==> flow/design.v <==
`timescale 1ns/1ps
module rotation #(
	parameter DSIZE		= 16
)(
	input				clock,
	input				rst_n,
	input [DSIZE-1:0]	idata,
	input [DSIZE-1:0]	comp,
	output[DSIZE-1:0]	odata,
	output				cmp_rel			 
);
reg [DSIZE-1:0]	data_reg;
always@(posedge clock,negedge rst_n)
	if(~rst_n)	data_reg	<= {DSIZE{1'b0}};
	else begin
		if(comp > idata)
				data_reg	<= idata;
		else	data_reg	<= idata - comp;
	end   
reg 			cmp_reg;
always@(posedge clock)
	cmp_reg		<= !(comp > idata);
assign	odata	= data_reg;
assign	cmp_rel	= cmp_reg;
endmodule
`timescale 1ns/1ps
module shift_add #(
	parameter	DSIZE	= 16,
	parameter	SNUM	= 0
)(
	input				clock	,
	input				en		,
	input [DSIZE-1:0]	X       ,
	input [DSIZE-1:0]	Y       ,
	output[DSIZE-1:0]	Z       
);
reg [DSIZE:0]		data;
always@(posedge clock)
	if(en)	data	<= X + (Y>>SNUM);
	else	data	<= X;
assign	Z = data[DSIZE]? {DSIZE{1'b1}} : data[DSIZE-1:0];
endmodule
`timescale 1ns/1ps
module shift_sub #(
	parameter	DSIZE	= 16,
	parameter	SNUM
)(
	input				clock	,
	input				en		,
	input [DSIZE-1:0]	X		,
	input [DSIZE-1:0]	Y		,
	output[DSIZE-1:0]	Z
);
reg [DSIZE:0]	data;
always@(posedge clock)
	if(en)	data	<= X - (Y>>SNUM);
	else	data	<= X;
assign	Z	= data[DSIZE]? {DSIZE{1'b0}} : data[DSIZE-1:0];
endmodule
`timescale 1ns/1ps
module collect_cos #(
	parameter		DSIZE	= 16,
	parameter		SEL		= 16
)(
	input				clock	,
	input				en		,
	input [DSIZE-1:0]	X		,
	output[DSIZE-1:0]	Y
);
localparam		CSIZE	= DSIZE;
localparam		COS_45_000		=  0.7071 * 2**CSIZE,      
                COS_26_565      =  0.8944 * 2**CSIZE,
                COS_14_036      =  0.9701 * 2**CSIZE,
                COS_7_1250      =  0.9923 * 2**CSIZE,
                COS_3_5763      =  0.9981 * 2**CSIZE,
                COS_1_7899      =  0.9995 * 2**CSIZE,
                COS_0_8952      =  0.9999 * 2**CSIZE,
                COS_0_4476      =  1.0000 * 2**CSIZE,
                COS_0_2238      =  1.0000 * 2**CSIZE,
                COS_0_1119      =  1.0000 * 2**CSIZE,
                COS_0_0560      =  1.0000 * 2**CSIZE,
                COS_0_0280      =  1.0000 * 2**CSIZE,
                COS_0_0140      =  1.0000 * 2**CSIZE,
                COS_0_0070      =  1.0000 * 2**CSIZE,
                COS_0_0035      =  1.0000 * 2**CSIZE,
                COS_0_0017      =  1.0000 * 2**CSIZE,
	            COS_0_0009	    =  1.0000 * 2**CSIZE;
wire [CSIZE:0]	cos_cf [16:0]	;
assign	cos_cf[ 0]	= COS_45_000		;
assign	cos_cf[ 1]	= COS_26_565		;
assign	cos_cf[ 2]	= COS_14_036		;
assign	cos_cf[ 3]	= COS_7_1250		;
assign	cos_cf[ 4]	= COS_3_5763		;
assign	cos_cf[ 5]	= COS_1_7899		;
assign	cos_cf[ 6]	= COS_0_8952		;
assign	cos_cf[ 7]	= COS_0_4476		;
assign	cos_cf[ 8]	= COS_0_2238		;
assign	cos_cf[ 9]	= COS_0_1119		;
assign	cos_cf[10]	= COS_0_0560		;
assign	cos_cf[11]	= COS_0_0280		;
assign	cos_cf[12]	= COS_0_0140		;
assign	cos_cf[13]	= COS_0_0070		;
assign	cos_cf[14]	= COS_0_0035		;
assign	cos_cf[15]	= COS_0_0017		;
assign	cos_cf[16]	= COS_0_0009		;
localparam [4:0]	SM = (SEL > 16)? 16 : SEL; 
reg [DSIZE+CSIZE-1:0]		mul_data;
always@(posedge clock)
	case(SM)
	5'd0	: mul_data	<= en? X * cos_cf[ 0]	: X << CSIZE ;
	5'd1    : mul_data	<= en? X * cos_cf[ 1]   : X << CSIZE ;
    5'd2    : mul_data	<= en? X * cos_cf[ 2]   : X << CSIZE ;
    5'd3    : mul_data	<= en? X * cos_cf[ 3]   : X << CSIZE ;
    5'd4    : mul_data	<= en? X * cos_cf[ 4]   : X << CSIZE ;
    5'd5    : mul_data	<= en? X * cos_cf[ 5]   : X << CSIZE ;
    5'd6    : mul_data	<= en? X * cos_cf[ 6]   : X << CSIZE ;
    5'd7    : mul_data	<= en? X * cos_cf[ 7]   : X << CSIZE ;
    5'd8    : mul_data	<= en? X * cos_cf[ 8]   : X << CSIZE ;
    5'd9    : mul_data	<= en? X * cos_cf[ 9]   : X << CSIZE ;
    5'd10   : mul_data	<= en? X * cos_cf[10]   : X << CSIZE ;
    5'd11   : mul_data	<= en? X * cos_cf[11]   : X << CSIZE ;
    5'd12   : mul_data	<= en? X * cos_cf[12]   : X << CSIZE ;
    5'd13   : mul_data	<= en? X * cos_cf[13]   : X << CSIZE ;
    5'd14   : mul_data	<= en? X * cos_cf[14]   : X << CSIZE ;
	5'd15   : mul_data	<= en? X * cos_cf[15]   : X << CSIZE ;
	5'd16   : mul_data	<= en? X * cos_cf[16]   : X << CSIZE ;  
	default : mul_data	<= X << DSIZE;
	endcase
assign	Y = mul_data[CSIZE+DSIZE-1-:DSIZE];
endmodule
`timescale 1ns/1ps
module sin_cos #(
	parameter	ASIZE	=	16,
	parameter	DSIZE	= 	16,
	parameter	RNUM	= 	16
)(
	input				clock 	,
	input [ASIZE-1:0]	angle   ,
	output[DSIZE-1:0]	cos		,
	output[DSIZE-1:0]	sin		
);
localparam	RSIZE	= (RNUM > 16)? 16 : RNUM;
localparam		Angle_45		= 45*2**     (1*ASIZE)	/90,			 
				Angle_26		= 26.5651*2**(1*ASIZE)	/90,       
				Angle_14		= 14.0362*2**(1*ASIZE)	/90,       
				Angle_7			= 7.1250*2** (1*ASIZE)	/90,        
				Angle_3			= 3.5763*2** (1*ASIZE)	/90,        
				Angle_1_7899	= 1.7899*2** (1*ASIZE)	/90,        
				Angle_0_8952	= 0.8952*2** (1*ASIZE)	/90,        
				Angle_0_4476	= 0.4476*2** (1*ASIZE)	/90,        
				Angle_0_2238	= 0.2238*2** (1*ASIZE)	/90,        
				Angle_0_1119	= 0.1119*2** (1*ASIZE)	/90,
				Angle_0_0560	= 0.0560*2** (1*ASIZE)	/90,
				Angle_0_0280	= 0.0280*2** (1*ASIZE)	/90,    	
                Angle_0_0140    = 0.0140*2** (1*ASIZE)	/90,
                Angle_0_0070    = 0.0070*2** (1*ASIZE)	/90,
                Angle_0_0035    = 0.0035*2** (1*ASIZE)	/90,
                Angle_0_0017    = 0.0017*2** (1*ASIZE)	/90,
                Angle_0_0009    = 0.0009*2** (1*ASIZE)	/90;
wire [ASIZE-1:0]	ANGLE [16:0];
assign	ANGLE [ 0]	= Angle_45				;    
assign	ANGLE [ 1]	= Angle_26	            ;
assign	ANGLE [ 2]	= Angle_14	            ;
assign	ANGLE [ 3]	= Angle_7		        ;
assign	ANGLE [ 4]	= Angle_3		        ;
assign	ANGLE [ 5]	= Angle_1_7899          ;
assign	ANGLE [ 6]	= Angle_0_8952          ;
assign	ANGLE [ 7]	= Angle_0_4476          ;
assign	ANGLE [ 8]	= Angle_0_2238          ;
assign	ANGLE [ 9]	= Angle_0_1119          ;
assign	ANGLE [10]	= Angle_0_0560          ;
assign	ANGLE [11]	= Angle_0_0280          ;
assign	ANGLE [12]	= Angle_0_0140          ;
assign	ANGLE [13]	= Angle_0_0070          ;
assign	ANGLE [14]	= Angle_0_0035          ;
assign	ANGLE [15]	= Angle_0_0017          ;
assign	ANGLE [16]	= Angle_0_0009          ;
wire[ASIZE-1:0]		angle_value	[RSIZE-1:0];
wire[ASIZE-1:0]		angle_rotate_result [RSIZE-1:0];	 
reg [RSIZE-1:0]		rotation_occure;
wire[RSIZE-1:0]		shift_en;			
assign	angle_value[0] = angle;
genvar II;
generate
for(II=0;II<RSIZE;II=II+1)begin:LOOP_BLOCK
rotation #(
	.DSIZE			(ASIZE)
)rotation_inst(
	.clock			(clock						),
	.rst_n          (1'b1						),
	.idata          (angle_value[II]			),
	.comp           (ANGLE[II]					),
	.odata          (angle_rotate_result[II]	),
	.cmp_rel		(shift_en[II]				)
);
if(II != (RSIZE-1))begin
assign	angle_value[II+1]	= angle_rotate_result[II];
end
end
endgenerate
wire[DSIZE:0]	xcoords_value 	[RSIZE-1:0];
wire[DSIZE:0]	ycoords_value	[RSIZE-1:0];
wire[DSIZE:0]	x_shift_result [RSIZE-1:0];
wire[DSIZE:0]	y_shift_result [RSIZE-1:0];
assign	xcoords_value[0]	= 1'b1<<DSIZE;
assign	ycoords_value[0]	= {DSIZE{1'b0}};
generate
for (II = 0;II<RSIZE;II=II+1)begin:SHIFT_BLOCK
shift_sub #(
	.DSIZE		(DSIZE+1		),
	.SNUM 		(II				)
)shift_sub_inst(
	.clock		(clock					),
	.en			(shift_en[II]           ),
	.X			(xcoords_value[II]          ),
	.Y			(ycoords_value[II]          ),
	.Z      	(x_shift_result[II]   )
);
shift_add #(
	.DSIZE		(DSIZE+1		),
	.SNUM 		(II				)
)shift_add_inst(
	.clock		(clock					),
	.en			(shift_en[II]           ),
	.X			(ycoords_value[II]          ),
	.Y			(xcoords_value[II]          ),
	.Z      	(y_shift_result[II]   )
);
if(II != (RSIZE-1))begin
assign	ycoords_value[II+1] = y_shift_result[II];
assign	xcoords_value[II+1]	= x_shift_result[II];
end
end
endgenerate
wire[DSIZE-1:0]		cos_coeff [RSIZE-1:0];
wire[DSIZE-1:0]		cos_coeff_result [RSIZE-1:0];
assign	cos_coeff[0]	= {DSIZE{1'b1}};
generate
for(II=0;II<RSIZE;II=II+1)begin:COS_COEFF_BLOCK
collect_cos #(
	.DSIZE			(DSIZE		),
	.SEL			(II			)
)collect_cos_inst(
	.clock			(clock					),
	.en				(shift_en[II]           ),
	.X				(cos_coeff[II]          ),
	.Y      		(cos_coeff_result[II]   )
);
if(II != (RSIZE-1))begin
assign	 cos_coeff[II+1] = cos_coeff_result[II];
end
end
endgenerate
reg [DSIZE+DSIZE:0]		X_reg,Y_reg;
always@(posedge clock)begin
	X_reg	<=  cos_coeff_result[RSIZE-1][DSIZE-1:0] *  x_shift_result[RSIZE-1][DSIZE-:(DSIZE+1)]; 
	Y_reg	<=  cos_coeff_result[RSIZE-1][DSIZE-1:0] *  y_shift_result[RSIZE-1][DSIZE-:(DSIZE+1)]; 
end
assign	cos	= X_reg[DSIZE+DSIZE-1-:DSIZE];
assign	sin	= Y_reg[DSIZE+DSIZE-1-:DSIZE];
endmodule
From RTL to reports: sin_cos

The steps from the RTL of sin_cos to its reports follow in flow order.
Lines are those of the file above, counted from 1.
Not given: -

Top module: sin_cos
Clock input: clock
Standard-cell library: sky130hd
Timing corner: tt_025C_1v80

Word level

Counts by Yosys on the flattened word-level netlist (proc, flatten, opt, wreduce). Print and check cells are left out. Cells with the same type and inputs are merged into one.

Output and inout bits: 32
Bits in registers: 1152
Cells after elaboration: 278
Input bits: 17

Reduce/logical cells: 16
$mul: 8
Order comparisons: 16
Muxes and demuxes: 83
Add/subtract/negate cells: 45

Operators with widths:

| operator                                                       | count |
| 16-bit by 16-bit multiplier with 32-bit output with constant B | 5 |
| 17-bit two-way mux                                             | 61 |
| 16-bit by 17-bit multiplier with 32-bit output                 | 2 |
| 16-bit by 13-bit multiplier with 29-bit output with constant B | 1 |
| 16-bit two-way mux                                             | 15 |
| 32-bit two-way mux                                             | 6 |
| 31-bit two-way mux                                             | 1 |
| 17-bit by 10-bit adder with 18-bit output                      | 1 |
| 17-bit by 10-bit subtractor with 18-bit output                 | 1 |
| 17-bit by 11-bit adder with 18-bit output                      | 1 |
| 17-bit by 11-bit subtractor with 18-bit output                 | 1 |
| 17-bit by 12-bit adder with 18-bit output                      | 1 |
| 17-bit by 12-bit subtractor with 18-bit output                 | 1 |
| 17-bit by 13-bit adder with 18-bit output                      | 1 |
| 17-bit by 13-bit subtractor with 18-bit output                 | 1 |
| 17-bit by 14-bit adder with 18-bit output                      | 1 |
| 17-bit by 14-bit subtractor with 18-bit output                 | 1 |
| 17-bit by 15-bit adder with 18-bit output                      | 1 |
| 17-bit by 15-bit subtractor with 18-bit output                 | 1 |
| 17-bit by 16-bit subtractor with 18-bit output with constant A | 1 |
| 17-bit by 16-bit adder with 18-bit output with constant B      | 1 |
| 17-bit by 2-bit adder with 18-bit output                       | 1 |
| 17-bit by 2-bit subtractor with 18-bit output                  | 1 |
| 17-bit by 3-bit adder with 18-bit output                       | 1 |
| 17-bit by 3-bit subtractor with 18-bit output                  | 1 |
| 17-bit by 4-bit adder with 18-bit output                       | 1 |
| 17-bit by 4-bit subtractor with 18-bit output                  | 1 |
| 17-bit by 5-bit adder with 18-bit output                       | 1 |

Other operator kinds: 41; their cells: 56.

Depth

Depth = most cells in a row (Yosys ltp): at word level without a register or memory, in the mapped netlist without a sequential cell, where the memories' decode and read muxes count.

Depth after elaboration: 3
ABC_AREA: 0
Mapped depth: 26
Mapped depth without buffers: 23

Mapped cells and area

Yosys stat after the flow's synthesis: flattened, memories mapped to cells. It holds for the ABC_AREA given above (unset counts as 0); a run with the other value may have another netlist.
Totals and module areas in this step are rounded.

Buffers: 213
Flip-flop cells: 970
Area of sequential cells: 0.0194 mm^2
Cells in the netlist: 8368
Cell area after synthesis: 0.0791 mm^2

Cells by type:

| type                      | count | area in all (um^2) |
| sky130_fd_sc_hd__dfxtp_1  | 970   | 1.94E+04 |
| sky130_fd_sc_hd__fa_1     | 919   | 1.84E+04 |
| sky130_fd_sc_hd__ha_1     | 916   | 1.15E+04 |
| sky130_fd_sc_hd__inv_1    | 1393  | 5.23E+03 |
| sky130_fd_sc_hd__xnor2_1  | 305   | 2.67E+03 |
| sky130_fd_sc_hd__nand2_1  | 607   | 2.28E+03 |
| sky130_fd_sc_hd__nor2_1   | 506   | 1.9E+03 |
| sky130_fd_sc_hd__xor2_1   | 191   | 1.67E+03 |
| sky130_fd_sc_hd__a21oi_1  | 317   | 1.59E+03 |
| sky130_fd_sc_hd__and2_1   | 249   | 1.56E+03 |
| sky130_fd_sc_hd__nor2b_1  | 218   | 1.36E+03 |
| sky130_fd_sc_hd__o21ai_0  | 236   | 1.18E+03 |
| sky130_fd_sc_hd__mux2_2   | 93    | 1.05E+03 |
| sky130_fd_sc_hd__a21o_1   | 128   | 960.922 |
| sky130_fd_sc_hd__nor3_1   | 169   | 845.811 |
| sky130_fd_sc_hd__or2_2    | 119   | 744.464 |
| sky130_fd_sc_hd__clkbuf_1 | 196   | 735.706 |
| sky130_fd_sc_hd__nand3_1  | 95    | 475.456 |

Not listed: further types 81, cells in them 741.
The figures by module come from a second, unflattened synthesis with its own total; it is not the netlist above.

Cell total of the unflattened synthesis: 13511
Area total of the unflattened synthesis: 0.123 mm^2

Each row is one instance without its submodules.

By module:

| module               | area (mm^2) | seq. area (mm^2) | instances | cells |
| rotation #(DSIZE=16) | 0.00162     | 0.00042          | 16        | 188 |
| sin_cos              | 0.0174      | 0.000641         | 1         | 1937 |
| collect_cos          | 0.0063      | 0.00032          | 1         | 642 |
| collect_cos          | 0.00582     | 0.00032          | 1         | 617 |
| collect_cos          | 0.00562     | 0.00032          | 1         | 549 |
| collect_cos          | 0.00534     | 0.00032          | 1         | 565 |
| collect_cos          | 0.00527     | 0.00032          | 1         | 572 |
| collect_cos          | 0.00487     | 0.00032          | 1         | 525 |
| collect_cos          | 0.00426     | 0.00032          | 1         | 454 |
| shift_sub            | 0.0017      | 0.00036          | 1         | 211 |
| shift_sub            | 0.00164     | 0.00036          | 1         | 201 |
| shift_add            | 0.00159     | 0.00036          | 1         | 196 |
| shift_add            | 0.00159     | 0.00036          | 1         | 192 |
| shift_sub            | 0.00154     | 0.00036          | 1         | 197 |

Modules not listed: 36.

Path before layout

Source: OpenSTA report_checks on the synthesized netlist (no wires, ideal clock, input and output delay 20% of the period each), path of least setup slack; recovery checks are left aside. Register names are those of the netlist, which keeps one name where synthesis merged equal registers.

Kind: register to register
Start: register SHIFT_BLOCK[15].shift_add_inst.data[17]
End: register Y_reg[29]
Delay of the path: 6609 ps
Launch time at the first pin: 0 ps
Period: 6500 ps
Slack: -109 ps
Required time: 6381 ps
Stages on the path: 25
Setup time: 119 ps
Arrival: 6490 ps
Path buffers: 4
Synthesis period reached: 6609 ps

"delay of the path" is the arrival time less input delay plus setup time.
"stages on the path" counts driving pins, that of a launching flip-flop among them; a cell with two outputs on the path counts twice.
"synthesis period reached" = period - worst setup slack (recovery checks aside). The figure is calculated, with input and output delays left at 20% of the set period.
The rows between start and end are the longest chain of elaborated cells between them; the timing report does not say that the signal goes this way. Where chains are equally long, one stands for them.
A line is the first line of the expression or statement that the cell stems from. Yosys adds cells for indexed reads and writes and turns some case tables into memories.

Cell sequence: sky130_fd_sc_hd__dfxtp_1 > sky130_fd_sc_hd__clkbuf_1 > sky130_fd_sc_hd__clkbuf_1 > sky130_fd_sc_hd__or2_2 > sky130_fd_sc_hd__clkbuf_1 > sky130_fd_sc_hd__clkbuf_1 > sky130_fd_sc_hd__nand2_1 > sky130_fd_sc_hd__fa_1 > sky130_fd_sc_hd__fa_1 > sky130_fd_sc_hd__fa_1 > sky130_fd_sc_hd__fa_1 > sky130_fd_sc_hd__inv_1 > sky130_fd_sc_hd__fa_1 > sky130_fd_sc_hd__inv_1 > sky130_fd_sc_hd__fa_1 > sky130_fd_sc_hd__inv_1 > sky130_fd_sc_hd__ha_1 > sky130_fd_sc_hd__nand2_1 > sky130_fd_sc_hd__or4b_2 > sky130_fd_sc_hd__a211oi_1 > sky130_fd_sc_hd__or4b_1 > sky130_fd_sc_hd__a31oi_1 > sky130_fd_sc_hd__o21ai_1 > sky130_fd_sc_hd__a21oi_1 > sky130_fd_sc_hd__xnor2_1
Cells in the longest elaborated chain: 2
Elaborated cells on any way between the ends: 2
RTL lines with such cells: 2
Those cells by class: mul (1); mux (1)

Ends and longest elaborated chain, post-synthesis:

| what                                           | line | RTL |
| from (decl)                                    | 37   | `reg [DSIZE:0] data;` |
| from (assign)                                  | 39   | `if(en) data <= X + (Y>>SNUM);` |
| from (assign)                                  | 40   | `else data <= X;` |
| 17-bit two-way mux                             | 41   | `assign Z = data[DSIZE]? {DSIZE{1'b1}} : data[DSIZE-1:0];` |
| 16-bit by 17-bit multiplier with 32-bit output | 257  | `Y_reg <= cos_coeff_result[RSIZE-1][DSIZE-1:0] * y_shift_result[RSIZE-1][DSIZE-:(DSIZE+1)];` |
| to (assign)                                    | 257  |  |

Timing after layout

Path of least setup slack in the final report of flow run 1 (OpenROAD, finished layout, wires in). Where an end is a register, its clock arrival counts in the times.
The report prints the path's times to 10 ps; the period is as set.

Kind: register to register
Start: register SHIFT_BLOCK[15].shift_add_inst.data[17]
End: register Y_reg[29]
Slack: -730 ps
Period: 5330 ps
Stages on the path: 23
Launch time at the first pin: 740 ps
Required time: 5970 ps
Arrival: 6700 ps
Path buffers: 1
Setup time: 110 ps

The rows between start and end are the longest chain of elaborated cells between them; the timing report does not say that the signal goes this way. Where chains are equally long, one stands for them.

Cell sequence: sky130_fd_sc_hd__dfxtp_4 > sky130_fd_sc_hd__or2_4 > sky130_fd_sc_hd__buf_4 > sky130_fd_sc_hd__and2_1 > sky130_fd_sc_hd__fa_1 > sky130_fd_sc_hd__inv_2 > sky130_fd_sc_hd__fa_2 > sky130_fd_sc_hd__fa_2 > sky130_fd_sc_hd__fa_1 > sky130_fd_sc_hd__inv_1 > sky130_fd_sc_hd__fa_1 > sky130_fd_sc_hd__inv_1 > sky130_fd_sc_hd__fa_1 > sky130_fd_sc_hd__inv_2 > sky130_fd_sc_hd__ha_4 > sky130_fd_sc_hd__nand2_2 > sky130_fd_sc_hd__or4b_4 > sky130_fd_sc_hd__a211oi_4 > sky130_fd_sc_hd__or4b_4 > sky130_fd_sc_hd__a31oi_4 > sky130_fd_sc_hd__o21ai_2 > sky130_fd_sc_hd__a21oi_2 > sky130_fd_sc_hd__xnor2_1
Cells in the longest elaborated chain: 2
Elaborated cells on any way between the ends: 2
RTL lines with such cells: 2
Those cells by class: mul (1); mux (1)

Ends and longest elaborated chain, after layout:

| what                                           | line | RTL |
| from (decl)                                    | 37   | `reg [DSIZE:0] data;` |
| from (assign)                                  | 39   | `if(en) data <= X + (Y>>SNUM);` |
| from (assign)                                  | 40   | `else data <= X;` |
| 17-bit two-way mux                             | 41   | `assign Z = data[DSIZE]? {DSIZE{1'b1}} : data[DSIZE-1:0];` |
| 16-bit by 17-bit multiplier with 32-bit output | 257  | `Y_reg <= cos_coeff_result[RSIZE-1][DSIZE-1:0] * y_shift_result[RSIZE-1][DSIZE-:(DSIZE+1)];` |
| to (assign)                                    | 257  |  |

Memo
Re: implementation data of sin_cos

sin_cos through Yosys and OpenROAD on sky130hd: 3 stored runs, unordered, with their settings and measured results. The constraints put input and output delay at 20% of the set period each and load the outputs with 0.01 pF.
"allowed time less slack (worst setup path)": the worst setup path's part of the clock period (all of it between registers, 20% less for each end at a port) less its slack. A launch clock that arrives late makes it longer, a capture clock that arrives late makes it shorter.
"allowed time less slack (worst setup path)" is given in steps of 10 ps.
Measured values are rounded.

## Flow run 1

==> flow/run.sh <==
#!/bin/bash
# the make line also repeats the synthesis and layout settings of config.mk as NAME=value (left out here)
make -C /OpenROAD-flow-scripts/flow DESIGN_CONFIG=/design/flow/config.mk WORK_HOME=/design/flow/orfs CLKGATE_MAP_FILE= finish
==> flow/config.mk <==
export PLATFORM = sky130hd
export DESIGN_NAME = sin_cos
export DESIGN_NICKNAME = sin_cos
export VERILOG_FILES = /design/flow/design.v
export SDC_FILE = /design/flow/constraint.sdc
export NUM_CORES = 4
export LEC_CHECK = 0
export CAP_MARGIN = 20
export CORE_MARGIN = 5
export CORE_UTILIZATION = 30
export CTS_CLUSTER_DIAMETER = 362
export GPL_ROUTABILITY_DRIVEN = 0
export MAX_ROUTING_LAYER = met4
export PLACE_DENSITY_LB_ADDON = 0.06
export SETUP_SLACK_MARGIN = -0.31
export SLEW_MARGIN = 5
export TNS_END_PERCENT = 15
==> flow/constraint.sdc <==
create_clock -name core_clock -period 5.33 [get_ports {clock}]
set_input_delay 1.0660 -clock core_clock [delete_from_list [all_inputs] [get_ports {clock}]]
set_output_delay 1.0660 -clock core_clock [all_outputs]
set_load 0.01 [all_outputs]

| result of flow run 1 | value |
|---|---|
| die area | 0.274 mm^2 |
| setup slack of the worst path | -726 ps |
| cell area after synthesis | 0.0791 mm^2 |
| final design utilization | 36.2 % |
| allowed time less slack (worst setup path) | 6060 ps |
| worst setup path type | register to register |
| setup TNS | -29300 ps |
| post-route worst hold slack | 280 ps |

## Flow run 2

==> flow/run.sh <==
#!/bin/bash
# the make line also repeats the synthesis and layout settings of config.mk as NAME=value (left out here)
make -C /OpenROAD-flow-scripts/flow DESIGN_CONFIG=/design/flow/config.mk WORK_HOME=/design/flow/orfs CLKGATE_MAP_FILE= finish
==> flow/config.mk <==
export PLATFORM = sky130hd
export DESIGN_NAME = sin_cos
export DESIGN_NICKNAME = sin_cos
export VERILOG_FILES = /design/flow/design.v
export SDC_FILE = /design/flow/constraint.sdc
export NUM_CORES = 4
export LEC_CHECK = 0
export CAP_MARGIN = 20
export CORE_MARGIN = 2
export CORE_UTILIZATION = 40
export SLEW_MARGIN = 20
==> flow/constraint.sdc <==
create_clock -name core_clock -period 3.76 [get_ports {clock}]
set_input_delay 0.7520 -clock core_clock [delete_from_list [all_inputs] [get_ports {clock}]]
set_output_delay 0.7520 -clock core_clock [all_outputs]
set_load 0.01 [all_outputs]

| result of flow run 2 | value |
|---|---|
| cell area after synthesis | 0.0791 mm^2 |
| post-route worst hold slack | 296 ps |
| setup slack of the worst path | -2330 ps |
| die area | 0.201 mm^2 |
| final design utilization | 49.1 % |
| allowed time less slack (worst setup path) | 6090 ps |
| worst setup path type | register to register |
| setup TNS | -189000 ps |

## Flow run 3

==> flow/run.sh <==
#!/bin/bash
# the make line also repeats the synthesis and layout settings of config.mk as NAME=value (left out here)
make -C /OpenROAD-flow-scripts/flow DESIGN_CONFIG=/design/flow/config.mk WORK_HOME=/design/flow/orfs CLKGATE_MAP_FILE= finish
==> flow/config.mk <==
export PLATFORM = sky130hd
export DESIGN_NAME = sin_cos
export DESIGN_NICKNAME = sin_cos
export VERILOG_FILES = /design/flow/design.v
export SDC_FILE = /design/flow/constraint.sdc
export NUM_CORES = 4
export LEC_CHECK = 0
export CAP_MARGIN = 20
export CORE_MARGIN = 2
export CORE_UTILIZATION = 40
export SLEW_MARGIN = 20
==> flow/constraint.sdc <==
create_clock -name core_clock -period 6.3 [get_ports {clock}]
set_input_delay 1.2600 -clock core_clock [delete_from_list [all_inputs] [get_ports {clock}]]
set_output_delay 1.2600 -clock core_clock [all_outputs]
set_load 0.01 [all_outputs]

| result of flow run 3 | value |
|---|---|
| allowed time less slack (worst setup path) | 6160 ps |
| worst setup path type | register to register |
| setup slack of the worst path | 145 ps |
| post-route worst hold slack | 271 ps |
| die area | 0.201 mm^2 |
| cell area after synthesis | 0.0791 mm^2 |
| final design utilization | 44.9 % |
| setup TNS | 0 ps |
